==> flow/design.v <==
`timescale 1ns / 1ps
module compl_mul(
   input logic clk_i, 
   input logic srst_i,
   input logic signed [17:0]data_a_i_i,   
   input logic signed [17:0]data_a_q_i,   
   input logic signed [17:0]data_b_i_i,   
   input logic signed [17:0]data_b_q_i,   
   output  logic signed  [36:0]data_i_o,    
   output  logic signed [36:0]data_q_o     
   );
   logic signed [35:0] prod_ii, prod_iq, prod_qi, prod_qq;
   assign prod_ii = data_a_i_i * data_b_i_i;
   assign prod_qq = data_a_q_i * data_b_q_i;
   assign prod_iq = data_a_i_i * data_b_q_i;
   assign prod_qi = data_a_q_i * data_b_i_i;
   always_ff@(posedge clk_i) begin
       if(srst_i)begin
           data_i_o<=0;
           data_q_o<=0;
       end
       else begin
           data_i_o<=prod_ii-prod_qq;
           data_q_o<=prod_iq+prod_qi;
       end
   end
endmodule
* Tool chain data of compl_mul
What the tools print for compl_mul, step after step.
Line numbers count from 1 in the design file above.
Operators: Yosys type, input widths -> output width; for muxes data width and select width s.
Cell names lack the library's common part.
A cell with - has no value.
- Design top :: compl_mul
- Clock input :: clk_i
- Standard-cell library :: sky130hd
- Library corner :: tt_025C_1v80

* After elaboration
Source: Yosys, flattened and elaborated, memories not mapped. Widths are those after wreduce; folded enables and synchronous resets count as part of the registers. Registers that Yosys merges into a memory's read port (data or address) are not register bits. Print and check cells do not count. Equal cells are merged and count once.
- $mul :: 4
- Add/sub/neg operators :: 2
** Operators by type and width (count)
- $mul 18x18->36 :: 4
- $add 36x36->37 :: 1
- $sub 36x36->37 :: 1
- Input bits :: 74
- Flip-flop bits (word level) :: 74

* Depth
Depth = most cells in a row (Yosys ltp): at word level without a register or memory, in the mapped netlist without a sequential cell, where the memories' decode and read muxes count.
- Depth in word-level cells :: 2
- ABC_AREA :: 0
- Depth in mapped cells :: 30
- Depth with buffers taken out :: 28

* Netlist
Yosys stat after the flow's synthesis: flattened, memories mapped to cells. It holds for the ABC_AREA given above (unset counts as 0); a run with the other value may have another netlist.
- Flip-flops :: 74
- Cells in the netlist :: 5407
- Mapped area :: 0.0509338 mm^2
- Sequential part of the area :: 0.0014814 mm^2
- Buffer cells :: 281
** Cell types (count)
- fa_1 :: 1470
- inv_1 :: 1493
- ha_1 :: 323
- and2_1 :: 559
- nand2_1 :: 700
- dfxtp_1 :: 74
- clkbuf_1 :: 279
- xnor2_1 :: 70
- nor2_1 :: 122
- a21oi_1 :: 53
- xor2_1 :: 29
- a21o_1 :: 30
- nand2b_1 :: 34
- o21ai_0 :: 32
- nor2b_1 :: 16
- a211oi_1 :: 11
- nor3_1 :: 14
- o21bai_1 :: 9
Not listed: further types 40, cells in them 89.

* Path before layout
Path of least setup slack by OpenSTA after synthesis, without wires, with an ideal clock, recovery checks aside; 20% of the period is set as input and as output delay. Where synthesis merged equal registers, the netlist keeps one of their names.
- Path kind :: input to register
- Start point :: input port data_a_q_i[17]
- End point :: register data_q_o[33]
- External input delay :: 3200 ps
- Driving pins on the path :: 24
- Path buffers :: 2
- Required time :: 15872 ps
- Launch time at the first pin :: 3200 ps
- Arrival time :: 10177 ps
- Delay of the path :: 7105 ps
- Period :: 16000 ps
- Setup slack :: 5696 ps
- Synthesis period reached :: 10304 ps
"delay of the path" is the arrival time less input delay plus setup time.
"driving pins on the path": output pins that drive a net of the path, with the launching flip-flop's if there is one; two outputs of one cell count as two.
"synthesis period reached" = period - worst setup slack (recovery checks aside). The figure is calculated, with input and output delays left at 20% of the set period.
The rows between start and end are the longest chain of elaborated cells between them; the timing report does not say that the signal goes this way. Where chains are equally long, one stands for them.
Each line given opens the expression or statement behind the cell; cells for indexed reads and writes are added by Yosys, which also makes memories of some case tables.
- Cell sequence :: clkbuf_1 > clkbuf_1 > nand2_1 > fa_1 > fa_1 > inv_1 > fa_1 > fa_1 > fa_1 > fa_1 > fa_1 > inv_1 > fa_1 > inv_1 > ha_1 > o21ai_0 > nand2b_1 > o41a_1 > a221o_1 > a41oi_4 > o211ai_2 > o31ai_2 > xor2_1 > nor2_1
- Length of the longest elaborated chain :: 2
- Elaborated cells on any way between the ends :: 2
** Ends and longest elaborated chain, post-synthesis
- from (decl) :: line 6 : input logic signed [17:0]data_a_q_i,
- $mul 18x18->36 :: line 16 : assign prod_qi = data_a_q_i * data_b_i_i;
- $add 36x36->37 :: line 24 : data_q_o<=prod_iq+prod_qi;
- to (assign) :: line 20 : data_q_o<=0;
- to (assign) :: line 24
- to (decl) :: line 10 : output  logic signed [36:0]data_q_o

* Worst path after layout
From the final timing report of run 1: the path of least setup slack in the routed layout; clock arrival at registers is part of the times.
The path's times are printed in steps of 10 ps; the period is the one set.
- Path kind :: input to register
- Start point :: input port data_b_q_i[1]
- End point :: register data_i_o[35]
- External input delay :: 3200 ps
- Period :: 16000 ps
- Launch time at the first pin :: 3200 ps
- Setup slack :: 4380 ps
- Driving pins on the path :: 24
- Path buffers :: 1
- Arrival time :: 11920 ps
- Required time :: 16310 ps
The rows between start and end are the longest chain of elaborated cells between them; the timing report does not say that the signal goes this way. Where chains are equally long, one stands for them.
- Cell sequence :: clkdlybuf4s50_1 > nand2_1 > fa_1 > fa_1 > inv_1 > fa_1 > inv_1 > fa_1 > fa_1 > fa_1 > fa_1 > inv_1 > fa_1 > inv_1 > ha_1 > o211ai_1 > a21boi_0 > o32ai_1 > a21oi_2 > a21oi_1 > o21a_1 > o41ai_1 > xnor2_1 > nor2_1
- Length of the longest elaborated chain :: 2
- Elaborated cells on any way between the ends :: 2
** Ends and longest elaborated chain, after layout
- from (decl) :: line 8 : input logic signed [17:0]data_b_q_i,
- $mul 18x18->36 :: line 14 : assign prod_qq = data_a_q_i * data_b_q_i;
- $sub 36x36->37 :: line 23 : data_i_o<=prod_ii-prod_qq;
- to (assign) :: line 19 : data_i_o<=0;
- to (assign) :: line 23
- to (decl) :: line 9 : output  logic signed  [36:0]data_i_o,

Add stored flow runs of compl_mul

Top module compl_mul; platform sky130hd; tools Yosys and OpenROAD; 5 stored runs in no particular order. Input and output delays are each 20% of the period that was set; the output load is 0.01 pF.
"achieved period" means the clock period less the worst setup slack. The figure is calculated, with input and output delays left at 20% of the set period.
"time on the worst setup path" means the part of the period allowed to the worst setup path (the constraints hold back 20% at inputs and 20% at outputs) less its slack; where the path has registers, the arrival times of their clocks count too.
"time on the worst setup path" is known to 10 ps.

** Run 1
- Settings :: CORE_UTILIZATION=40; period_ns=16.0; CAP_MARGIN=20; CORE_MARGIN=2; SLEW_MARGIN=20
- Worst setup slack after layout :: 4385 ps
- Standard-cell area after routing :: 0.0542896 mm^2
- Setup TNS :: 0 ps
- Die area :: 0.130206 mm^2
- Time on the worst setup path :: 8420 ps
- Worst path kind :: input to register
- Utilization after routing :: 43.1%
- Netlist area reported by Yosys :: 0.0509338 mm^2
- Achieved period :: 11615 ps

** Run 2
- Settings :: ABC_AREA=0; CAP_MARGIN=40; CORE_ASPECT_RATIO=0.98; CORE_UTILIZATION=55; CTS_CLUSTER_DIAMETER=194; GPL_ROUTABILITY_DRIVEN=0; MAX_ROUTING_LAYER=met4; MIN_ROUTING_LAYER=met2; SLEW_MARGIN=0; TNS_END_PERCENT=90; period_ns=8.11; CORE_MARGIN=2
- Worst setup slack after layout :: -158 ps
- Standard-cell area after routing :: 0.0644818 mm^2
- Setup TNS :: -822 ps
- Die area :: 0.0950579 mm^2
- Time on the worst setup path :: 6650 ps
- Worst path kind :: input to register
- Utilization after routing :: 70.2%
- Netlist area reported by Yosys :: 0.0509338 mm^2
- Achieved period :: 8268 ps

** Run 3
- Settings :: CELL_PAD_IN_SITES_DETAIL_PLACEMENT=1; CELL_PAD_IN_SITES_GLOBAL_PLACEMENT=1; CORE_MARGIN=10; CORE_UTILIZATION=43; CTS_CLUSTER_DIAMETER=66; GPL_ROUTABILITY_DRIVEN=0; GPL_TIMING_DRIVEN=1; PLACE_DENSITY=0.81; SETUP_SLACK_MARGIN=-0.91; period_ns=12.4; CAP_MARGIN=20; SLEW_MARGIN=20
- Worst setup slack after layout :: 742 ps
- Standard-cell area after routing :: 0.0546099 mm^2
- Setup TNS :: 0 ps
- Die area :: 0.132616 mm^2
- Time on the worst setup path :: 9180 ps
- Worst path kind :: input to register
- Utilization after routing :: 46.4%
- Netlist area reported by Yosys :: 0.0509338 mm^2
- Achieved period :: 11658 ps

** Run 4
- Settings :: CELL_PAD_IN_SITES_DETAIL_PLACEMENT=0; CELL_PAD_IN_SITES_GLOBAL_PLACEMENT=0; CORE_MARGIN=10; CORE_UTILIZATION=49; CTS_CLUSTER_DIAMETER=161; GPL_TIMING_DRIVEN=0; PLACE_DENSITY_LB_ADDON=0.29; SETUP_SLACK_MARGIN=0.58; period_ns=12.4; CAP_MARGIN=20; SLEW_MARGIN=20
- Worst setup slack after layout :: 658 ps
- Standard-cell area after routing :: 0.0542308 mm^2
- Setup TNS :: 0 ps
- Die area :: 0.117241 mm^2
- Time on the worst setup path :: 9260 ps
- Worst path kind :: input to register
- Utilization after routing :: 52.5%
- Netlist area reported by Yosys :: 0.0509338 mm^2
- Achieved period :: 11742 ps

** Run 5
- Settings :: CORE_UTILIZATION=40; period_ns=15.8; CAP_MARGIN=20; CORE_MARGIN=2; SLEW_MARGIN=20
- Worst setup slack after layout :: 4230 ps
- Standard-cell area after routing :: 0.0543183 mm^2
- Setup TNS :: 0 ps
- Die area :: 0.130206 mm^2
- Time on the worst setup path :: 8410 ps
- Worst path kind :: input to register
- Utilization after routing :: 43.1%
- Netlist area reported by Yosys :: 0.0509338 mm^2
- Achieved period :: 11570 ps
